==> flow/design.v <==
module binary2deg(
	input i_clk,
	input i_rst,
	input i_start,
	input[63:0] i_decimal,
	input[3:0] i_frccnt,
	output[13:0] o_deg,
	output o_finished
	);
enum {IDLE,D2B1,D2B2,SHIFT,B2D,END} state_w,state_r;
logic[13:0] deg_w,deg_r;
logic[21:0] devider_w,devider_r;
logic[34:0] tmp_w,tmp_r;
logic[63:0] decimal_w,decimal_r;
logic[21:0] binary_w,binary_r;
logic[3:0] cnt_w,cnt_r;
logic[3:0] frccnt_w,frccnt_r;
logic finished;
assign o_finished = finished;
assign o_deg = deg_r;
always@(*) begin
	deg_w = deg_r;
	devider_w = devider_r;
	tmp_w = tmp_r;
	decimal_w = decimal_r;
	binary_w = binary_r;
	cnt_w = cnt_r;
	frccnt_w = frccnt_r;
	state_w = state_r;
	finished = 0;
	case(state_r)
		IDLE: begin
			if(i_start) begin
				state_w = D2B1;
				decimal_w = i_decimal;
				frccnt_w = i_frccnt;
				tmp_w = 0;
			end
			else begin
				state_w = state_r;
				decimal_w = 0;
			end
			binary_w = 0;
			devider_w = 22'b101101000000000000000;
			finished = 0;
		end
		D2B1: begin
			if(decimal_r[3:0] < 10) begin
				tmp_w = (tmp_r >> 4)+(tmp_r >> 5)+(tmp_r >> 8)+(tmp_r >> 9)+(tmp_r >> 12)+(tmp_r >> 13)+{18'd0,decimal_r[3:0],13'd0};
				state_w = state_r;
			end
			else begin
				tmp_w = tmp_r;
				state_w = D2B2;
			end
			decimal_w = decimal_r >> 4;
		end
		D2B2: begin
			if(cnt_r == (frccnt_r - 1)) begin
				state_w = SHIFT;
				cnt_w = 0;
			end
			else begin
				state_w = state_r;
				cnt_w = cnt_r + 1;
			end
			tmp_w = (tmp_r >> 4)+(tmp_r >> 5)+(tmp_r >> 8)+(tmp_r >> 9)+(tmp_r >> 12)+(tmp_r >> 13)+{18'd0,decimal_r[3:0],13'd0};
			decimal_w = decimal_r >> 4;
		end
		SHIFT: begin
			tmp_w = (tmp_r << 3) + (tmp_r << 1);
			if(cnt_r == (frccnt_r - 2)) begin
				state_w = B2D;
				binary_w = tmp_w[21:0];
				cnt_w = 0;
			end
			else begin
				state_w = state_r;
				cnt_w = cnt_r + 1;
			end
		end
		B2D: begin
			if(cnt_r == 13) begin
				state_w = END;
				cnt_w = 0;
			end
			else begin
				state_w = state_r;
				cnt_w = cnt_r + 1;
			end
			if(binary_r < devider_r) begin
				deg_w = {deg_r[12:0],1'b0};
				binary_w = binary_r;
			end
			else begin
				deg_w = {deg_r[12:0],1'b1};
				binary_w = binary_r - devider_r;
			end
			devider_w = devider_r >> 1;
			finished = 0;
		end
		END: begin
			finished = 1;
			state_w = IDLE;
		end
	endcase
end
always@(posedge i_clk or negedge i_rst) begin
	if(!i_rst) begin
		devider_r <= 22'b0101101000000000000000;
		binary_r <= 0;
		deg_r <= 0;
		cnt_r <= 0;
		state_r <= IDLE;
		decimal_r <= 64'd0;
		tmp_r <= 35'd0;
		frccnt_r <= 0;
	end
	else begin
		devider_r <= devider_w;
		binary_r <= binary_w;
		deg_r <= deg_w;
		cnt_r <= cnt_w;
		state_r <= state_w;
		decimal_r <= decimal_w;
		tmp_r <= tmp_w;
		frccnt_r <= frccnt_w;
	end
end
endmodule
module synchro(
	input i_clk,
	input i_rst,
	input i_write,
	input[7:0] i_char,
	output o_full,
	output o_check,
	output[14 - 1:0] o_deg
	);
integer i;
enum {IDLE,IDT,DATA,DEG,CHECK} state_w,state_r;
logic[7:0] cnt_w,cnt_r;
logic[7:0] char_w[7:0],char_r[7:0];
logic[2:0] r_w,r_r,w_w,w_r;
logic[7:0] char;
logic[7:0] check_w,check_r;
logic[7:0] checksum_w,checksum_r,tmp;
logic check;
logic[23:0] SI_w,SI_r;
logic[3:0] pos;
enum {INT,FRC} dstate_w,dstate_r;
logic[63:0] decimal_w,decimal_r;
logic[13:0] deg,deg_w,deg_r;
logic[3:0] frccnt_w,frccnt_r;
logic finished;
binary2deg xbinary2deg(.i_clk(i_clk),.i_rst(i_rst),.i_start(check && (pos == 1)),.i_decimal(decimal_r),.i_frccnt(frccnt_r),.o_deg(deg),.o_finished(finished));
assign o_full = ((w_r + 1) == r_r)? 1 : 0;
assign o_check = check;
assign o_deg = deg_r;
always@(*) begin
	for(i = 0; i < 8; i = i + 1) begin
		char_w[i] = char_r[i];
	end
	if(i_write) begin
		w_w = w_r + 1;
		char_w[w_r] = i_char;
	end
	else begin
		w_w = w_r;
	end
	if(w_r != r_r) begin
		char = char_r[r_r];
		r_w = r_r + 1;
	end
	else begin
		char = 0;
		r_w = r_r;
	end
end
always@(*) begin
	pos = 0;
	case(SI_r)
		{"H","D","G"} : begin
			pos = 1;
		end
		{"H","D","T"} : begin
			pos = 1;
		end
	endcase
end
always@(*) begin
	if(finished)
		deg_w = deg;
	else
		deg_w = deg_r;
end
always@(*) begin
	check = 0;
	checksum_w = checksum_r;
	SI_w = SI_r;
	decimal_w = decimal_r;
	tmp = 0;
	frccnt_w = frccnt_r;
	state_w = state_r;
	dstate_w = dstate_r;
	cnt_w = cnt_r;
	check_w = check_r;
	if(w_r != r_r) begin
		case(state_r)
			IDLE: begin
				check_w = 0;
				decimal_w = 0;
				frccnt_w = 0;
				dstate_w = INT;
				if(char == "$") begin
					state_w = IDT;
				end
				else begin
					state_w = state_r;
				end
				cnt_w = 0;
			end
			IDT: begin
				if(cnt_r == 4) begin
					state_w = DATA;
					cnt_w = 0;
					SI_w = (SI_r << 8) + {16'd0,char};
				end
				else if(cnt_r > 1) begin
					state_w = state_r;
					cnt_w = cnt_r + 1;
					SI_w = (SI_r << 8) + {16'd0,char};
				end
				else begin
					state_w = state_r;
					SI_w = SI_r;
					cnt_w = cnt_r + 1;
				end
				check_w = check_r ^ char;
			end
			DATA: begin
				if(char == "*") begin
					state_w = CHECK;
					cnt_w = 0;
					check_w = check_r;
				end
				else if(char == ",") begin
					cnt_w = cnt_r + 1;
					check_w = check_r ^ char;
					if(cnt_r == (pos - 1)) begin
						state_w = DEG;
					end
					else begin
						state_w = state_r;
					end
				end
				else begin
					state_w = state_r;
					cnt_w = cnt_r;
					check_w = check_r ^ char;
				end
			end
			DEG: begin
				tmp = char - "0";
				if(char == ".") begin
					dstate_w = FRC;
					state_w = state_r;
					cnt_w = cnt_r;
					frccnt_w = frccnt_r;
					decimal_w = (decimal_r << 4) + {60'd0,tmp[3:0]};
				end
				else if(char == ",") begin
					dstate_w = INT;
					state_w = DATA;
					cnt_w = cnt_r;
					frccnt_w = frccnt_r;
					decimal_w = decimal_r;
				end
				else begin
					state_w = state_r;
					dstate_w = dstate_r;
					cnt_w = cnt_r;
					decimal_w = (decimal_r << 4) + {60'd0,tmp[3:0]};
					if(dstate_r == FRC) begin
						frccnt_w = frccnt_r;
					end
					else begin
						frccnt_w = frccnt_r + 1;
					end
				end
				check_w = check_r ^ char;
			end
			CHECK: begin
				if(char == 8'hd) begin
					state_w = IDLE;
					cnt_w = 0;
					if(check_r == checksum_r) begin
						check = 1;
					end
					else begin
						check = 0;
					end
				end
				else begin
					if((char > "/") && (char < ":")) begin
						tmp = char - "0";
						checksum_w = cnt_r == 0 ? {tmp[3:0],4'd0} : {checksum_r[7:4],tmp[3:0]};
					end
					else if((char > "@") && (char < "G")) begin
						tmp = char - "A" + 8'd10;
						checksum_w = cnt_r == 0 ? {tmp[3:0],4'd0} : {checksum_r[7:4],tmp[3:0]};
					end
					else begin
						checksum_w = checksum_r;
					end
					cnt_w = cnt_r + 1;
				end
			end
		endcase
	end
	else begin
		state_w = state_r;
		cnt_w = cnt_r;
		checksum_w = checksum_r;
		check_w = check_r;
	end
end
always@(posedge i_clk or negedge i_rst) begin
	if(!i_rst) begin
		state_r <= IDLE;
		dstate_r <= INT;
		cnt_r <= 0;
		deg_r <= 0;
		checksum_r <= 0;
		check_r <= 0;
		SI_r <= 0;
		r_r <= 0;
		w_r <= 0;
		decimal_r <= 0;
		frccnt_r <= 0;
		for(i = 0; i < 8; i = i + 1) begin
			char_r[i] <= 0;
		end
	end
	else begin
		state_r <= state_w;
		dstate_r <= dstate_w;
		cnt_r <= cnt_w;
		deg_r <= deg_w;
		checksum_r <= checksum_w;
		check_r <= check_w;
		SI_r <= SI_w;
		r_r <= r_w;
		w_r <= w_w;
		decimal_r <= decimal_w;
		frccnt_r <= frccnt_w;
		for(i = 0; i < 8; i = i + 1) begin
			char_r[i] <= char_w[i];
		end
	end
end
endmodule
Reports on synchro
Tool output for the design above, in the order of the flow. Lines are those of the file above, counted from 1. Operators: Yosys type, input widths -> output width; for muxes data width and select width s. Library cell names are shortened. Not given: --

Top: synchro. Clock input: i_clk. Standard-cell library: sky130hd. Corner: tt_025C_1v80.

After elaboration
Yosys after proc, flatten, opt, wreduce and memory -nomap, before mapping. Print and check cells are not counted. Equal cells are merged and count once.

The figure for bits in registers is 461. The figure for bits in latches is 0. The entry for bits in writable memories reads 0. The figure for memory bits (read-only) is 0. The entry for clocked read ports x word width reads 0. Memories kept: 0. The figure for bits of input ports is 11. The figure for output and inout bits is 16. For word-level cells the number is 246.

The figure for $add $sub $neg is 21. The entry for $mul reads 0. The entry for div/mod/pow operators reads 0. For order comparisons the number is 7. Under equality and inequality tests stands 59. For shifts and indexed selects the number is 0. The entry for multiplexer cells reads 69. For bitwise logic cells the number is 10. Under reductions and logical operators stands 52.

Operators by type and width (count): $mux 32 (15); $pmux 64 s2 (2); $pmux 32 s6 (1); $mux 64 (3); $pmux 32 s5 (1); $mux 8 (18); $pmux 35 s4 (1); $eq 32x2->1 const B (4); $eq 32x1->1 const B (3); $eq 32x3->1 const B (3); $mux 35 (2); $pmux 22 s3 (1); $logic_not 32->1 (2); $eq 4x32->1 (2); $add 64x4->64 (1); $pmux 32 s2 (1); $pmux 8 s8 (1); $reduce_or 7->1 (8); $eq 24x23->1 const B (2); $mux 24 (2); $pmux 22 s2 (1); $mux 22 (2); $add 35x17->35 (1); $add 35x22->35 (1); $add 35x23->35 (1); $add 35x26->35 (1); $add 35x27->35 (1); $add 35x35->35 (1).

Other operator kinds: 56; their cells: 136.

Longest topological paths
Longest topological path by Yosys (ltp), each cell counted once; first at word level (registers and memories cut), then after technology mapping (sequential cells cut; the memories' decode and read muxes count).

Under word-level depth stands 10. Under ABC_AREA stands 1. Under gate-level depth with buffers stands 31.

Mapped cells and area
Yosys stat after the flow's synthesis: flattened, memories mapped to cells. It holds for the ABC_AREA given above (unset counts as 0); a run with the other value may have another netlist. Totals and module areas in this step are rounded.

Cells by type: dfrtp_1 (count 370, area in all 9258.88 µm²); nand2_1 (count 912, area in all 3.42E+03 µm²); ha_1 (count 148, area in all 1.85E+03 µm²); inv_1 (count 431, area in all 1.62E+03 µm²); fa_1 (count 78, area in all 1.56E+03 µm²); o21ai_0 (count 271, area in all 1.36E+03 µm²); a21oi_1 (count 178, area in all 890.854 µm²); nor2_1 (count 206, area in all 773.242 µm²); nand3_1 (count 102, area in all 510.49 µm²); o22ai_1 (count 79, area in all 494.224 µm²); xor2_1 (count 49, area in all 429.162 µm²); o21bai_2 (count 35, area in all 394.128 µm²); o21ai_1 (count 70, area in all 350.336 µm²); o21bai_1 (count 37, area in all 277.766 µm²); nand4_1 (count 42, area in all 262.752 µm²); xnor2_1 (count 28, area in all 245.235 µm²); clkbuf_1 (count 65, area in all 243.984 µm²); buf_6 (count 15, area in all 168.912 µm²).

Not listed: further types 38, cells in them 209.

The figure for cell count is 3325. For chip area (Yosys) the number is 0.0257 mm². The entry for sequential area reads 0.00942 mm². The figure for flip-flops is 376.

Worst setup path after synthesis
Path of least setup slack by OpenSTA after synthesis, without wires, with an ideal clock, recovery checks aside; 20% of the period is set as input and as output delay. Where synthesis merged equal registers, the netlist keeps one of their names.

Kind: reg2reg. Start point: register xbinary2deg.tmp_r[6]. End point: register xbinary2deg.tmp_r[26]. Under clock period stands 10.0 ns. Under library setup time stands 0.117 ns. The entry for data arrival time reads 4.795 ns. Path slack: 5.088 ns. Under delay of the path stands 4.912 ns. For driving pins on the path the number is 26. Under path buffers stands 0. For synthesis period reached the number is 4.912 ns.

"delay of the path" is the arrival time less input delay plus setup time. "driving pins on the path" counts driving pins, that of a launching flip-flop among them; a cell with two outputs on the path counts twice. "synthesis period reached" is the clock period less the worst setup slack; recovery checks do not enter. This is arithmetic on one report: input and output delays are still those of the set period (20% each). The rows between start and end are the longest chain of elaborated cells between them; the timing report does not say that the signal goes this way. Where chains are equally long, one stands for them. Each line given opens the expression or statement behind the cell; cells for indexed reads and writes are added by Yosys, which also makes memories of some case tables.

Cells stage by stage: dfrtp_1 > ha_1 > a21oi_1 > nand2_1 > a21oi_1 > o21ai_0 > a21oi_1 > o21bai_1 > xor2_1 > fa_1 > inv_1 > fa_1 > fa_1 > inv_1 > ha_1 > a21oi_1 > o21ai_0 > a21oi_1 > inv_1 > nand2_1 > nand3_1 > or2_2 > nand3_1 > nand2_1 > nand2_1 > nand2_1. Length of the longest elaborated chain: 8. The figure for elaborated cells on any way between the ends is 9. Classes of those cells: add/sub: 7; mux: 2.

RTL lines, path after synthesis: start, declared (RTL line 13) `logic[34:0] tmp_w,tmp_r;`; start, assigned (RTL line 116) `tmp_r <= 35'd0;`; start, assigned (RTL line 126) `tmp_r <= tmp_w;`; $add 31x30->32 (RTL line 49) `tmp_w = (tmp_r >> 4)+(tmp_r >> 5)+(tmp_r >> 8)+(tmp_r >> 9)+(tmp_r >> 12)+(tmp_r >> 13)+{18'd0,decimal_r[3:0], ...`; $add 35x27->35 (RTL line 49); $add 35x26->35 (RTL line 49); $add 35x23->35 (RTL line 49); $add 35x22->35 (RTL line 49); $add 35x17->35 (RTL line 49); $mux 35 (RTL line 48) `if(decimal_r[3:0] < 10) begin`; $pmux 35 s4 (RTL line 31) `case(state_r)`; end, assigned (RTL line 116); end, assigned (RTL line 126); end, declared (RTL line 13).

Path in the finished layout
Path of least setup slack in the final report of run 2 (OpenROAD, finished layout, wires in). Where an end is a register, its clock arrival counts in the times.

Kind: reg2out. Start point: register r_r[2]. End point: output o_check. Under clock period stands 10.0 ns. The entry for data arrival time reads 3.99 ns. Path slack: 4.01 ns. For driving pins on the path the number is 14. Under path buffers stands 1.

The rows between start and end are the longest chain of elaborated cells between them; the timing report does not say that the signal goes this way. Where chains are equally long, one stands for them.

Cells stage by stage: dfrtp_1 > inv_2 > ha_1 > nand2_1 > nand2_1 > a21oi_1 > nand4_1 > o21ai_0 > nor2_2 > ha_1 > nand3_2 > nor2_2 > and3_1 > clkdlybuf4s50_1. Length of the longest elaborated chain: 7. The figure for elaborated cells on any way between the ends is 15. Classes of those cells: eq/ne: 9; mux: 5; reduce/logical: 1.

RTL lines, path after layout: start, declared (RTL line 144) `logic[2:0] r_w,r_r,w_w,w_r;`; start, assigned (RTL line 337) `r_r <= 0;`; start, assigned (RTL line 353) `r_r <= r_w;`; $eq 3x3->1 (RTL line 172) `char = char_r[r_r];`; $pmux 8 s8 (RTL line 172); $mux 8 (RTL line 171) `if(w_r != r_r) begin`; $eq 8x4->1 (RTL line 294) `if(char == 8'hd) begin`; $mux 1 (RTL line 294); $mux 1 (RTL line 209) `case(state_r)`; $mux 1 (RTL line 208) `if(w_r != r_r) begin`; end, declared (RTL line 137) `output o_check,`.

Some nets on the timed path still bear RTL names; the line given drives or declares the net.

Nets with RTL names, path after layout (RTL line): char[0] (171).

Add stored flow runs of synchro

Design synchro on sky130hd. What follows are 3 stored runs of the flow, each under its own settings; their order means nothing. The constraints put input and output delay at 20% of the set period each and load the outputs with 0.01 pF. By "clock period reached" is meant the clock period of the run minus its worst setup slack. This is arithmetic on one report: input and output delays are still those of the set period (20% each). "allowed time less slack (worst setup path)" means the part of the period allowed to the worst setup path (the constraints hold back 20% at inputs and 20% at outputs) less its slack; where the path has registers, the arrival times of their clocks count too. "total power of the final layout": no workload was simulated; the value follows from the tool's default switching activity. Values from the reports are rounded here.

Files of run 1:
==> flow/run.sh <==
#!/bin/bash
# the make line also repeats the synthesis and layout settings of config.mk as NAME=value (left out here)
make -C /OpenROAD-flow-scripts/flow DESIGN_CONFIG=/design/flow/config.mk WORK_HOME=/design/flow/orfs CLKGATE_MAP_FILE= finish
==> flow/config.mk <==
export PLATFORM = sky130hd
export DESIGN_NAME = synchro
export DESIGN_NICKNAME = synchro
export VERILOG_FILES = /design/flow/design.v
export SDC_FILE = /design/flow/constraint.sdc
export NUM_CORES = 4
export LEC_CHECK = 0
export CAP_MARGIN = 10
export CELL_PAD_IN_SITES_GLOBAL_PLACEMENT = 1
export CORE_MARGIN = 2
export CORE_UTILIZATION = 72
export GPL_TIMING_DRIVEN = 0
export MAX_ROUTING_LAYER = met5
export MIN_ROUTING_LAYER = met1
export PLACE_DENSITY = 0.59
export SETUP_SLACK_MARGIN = 0.31
export SLEW_MARGIN = 10
export TNS_END_PERCENT = 65
==> flow/constraint.sdc <==
create_clock -name core_clock -period 4.51 [get_ports {i_clk}]
set_input_delay 0.9020 -clock core_clock [delete_from_list [all_inputs] [get_ports {i_clk}]]
set_output_delay 0.9020 -clock core_clock [all_outputs]
set_load 0.01 [all_outputs]

Outcome of run 1: unfinished; error GPL-0301 in placement.

Files of run 2:
==> flow/run.sh <==
#!/bin/bash
# the make line also repeats the synthesis and layout settings of config.mk as NAME=value (left out here)
make -C /OpenROAD-flow-scripts/flow DESIGN_CONFIG=/design/flow/config.mk WORK_HOME=/design/flow/orfs CLKGATE_MAP_FILE= finish
==> flow/config.mk <==
export PLATFORM = sky130hd
export DESIGN_NAME = synchro
export DESIGN_NICKNAME = synchro
export VERILOG_FILES = /design/flow/design.v
export SDC_FILE = /design/flow/constraint.sdc
export NUM_CORES = 4
export LEC_CHECK = 0
export ABC_AREA = 1
export CAP_MARGIN = 15
export CORE_MARGIN = 2
export CORE_UTILIZATION = 40
export CTS_CLUSTER_SIZE = 95
export HOLD_SLACK_MARGIN = -0.06
export PLACE_DENSITY_LB_ADDON = 0.22
export SLEW_MARGIN = 20
==> flow/constraint.sdc <==
create_clock -name core_clock -period 10.0 [get_ports {i_clk}]
set_input_delay 2.0000 -clock core_clock [delete_from_list [all_inputs] [get_ports {i_clk}]]
set_output_delay 2.0000 -clock core_clock [all_outputs]
set_load 0.01 [all_outputs]

Results of run 2. For the total power of the final layout the run shows 4.31 mW. The utilization is 0.443. The allowed time less slack (worst setup path) reads 3.99 ns. Worst path kind: reg2out. The standard-cell area of the final layout comes to 0.028 mm². The post-route setup TNS is 0.000 ns. The final worst hold slack reads 0.469 ns. The clock period reached is 5.994 ns. The die size reads 0.0662 mm². The worst setup slack after layout reads 4.01 ns. The netlist area reported by Yosys reads 0.0257 mm².

Files of run 3:
==> flow/run.sh <==
#!/bin/bash
# the make line also repeats the synthesis and layout settings of config.mk as NAME=value (left out here)
make -C /OpenROAD-flow-scripts/flow DESIGN_CONFIG=/design/flow/config.mk WORK_HOME=/design/flow/orfs CLKGATE_MAP_FILE= finish
==> flow/config.mk <==
export PLATFORM = sky130hd
export DESIGN_NAME = synchro
export DESIGN_NICKNAME = synchro
export VERILOG_FILES = /design/flow/design.v
export SDC_FILE = /design/flow/constraint.sdc
export NUM_CORES = 4
export LEC_CHECK = 0
export ABC_AREA = 0
export CAP_MARGIN = 20
export CELL_PAD_IN_SITES_DETAIL_PLACEMENT = 2
export CELL_PAD_IN_SITES_GLOBAL_PLACEMENT = 1
export CORE_ASPECT_RATIO = 0.63
export CORE_MARGIN = 9
export CORE_UTILIZATION = 32
export CTS_CLUSTER_SIZE = 11
export GPL_TIMING_DRIVEN = 1
export MAX_ROUTING_LAYER = met4
export MIN_ROUTING_LAYER = met1
export SETUP_SLACK_MARGIN = 0.79
export SLEW_MARGIN = 30
export TNS_END_PERCENT = 5
==> flow/constraint.sdc <==
create_clock -name core_clock -period 12.2 [get_ports {i_clk}]
set_input_delay 2.4400 -clock core_clock [delete_from_list [all_inputs] [get_ports {i_clk}]]
set_output_delay 2.4400 -clock core_clock [all_outputs]
set_load 0.01 [all_outputs]

Results of run 3. The final worst hold slack reads 0.484 ns. The netlist area reported by Yosys reads 0.0247 mm². For the total power of the final layout the run shows 3.73 mW. The utilization is 0.361. The post-route setup TNS is 0.000 ns. The allowed time less slack (worst setup path) reads 7.41 ns. Worst path kind: reg2reg. The die size reads 0.0877 mm². The clock period reached is 7.406 ns. The standard-cell area of the final layout comes to 0.0274 mm². The worst setup slack after layout reads 4.79 ns.
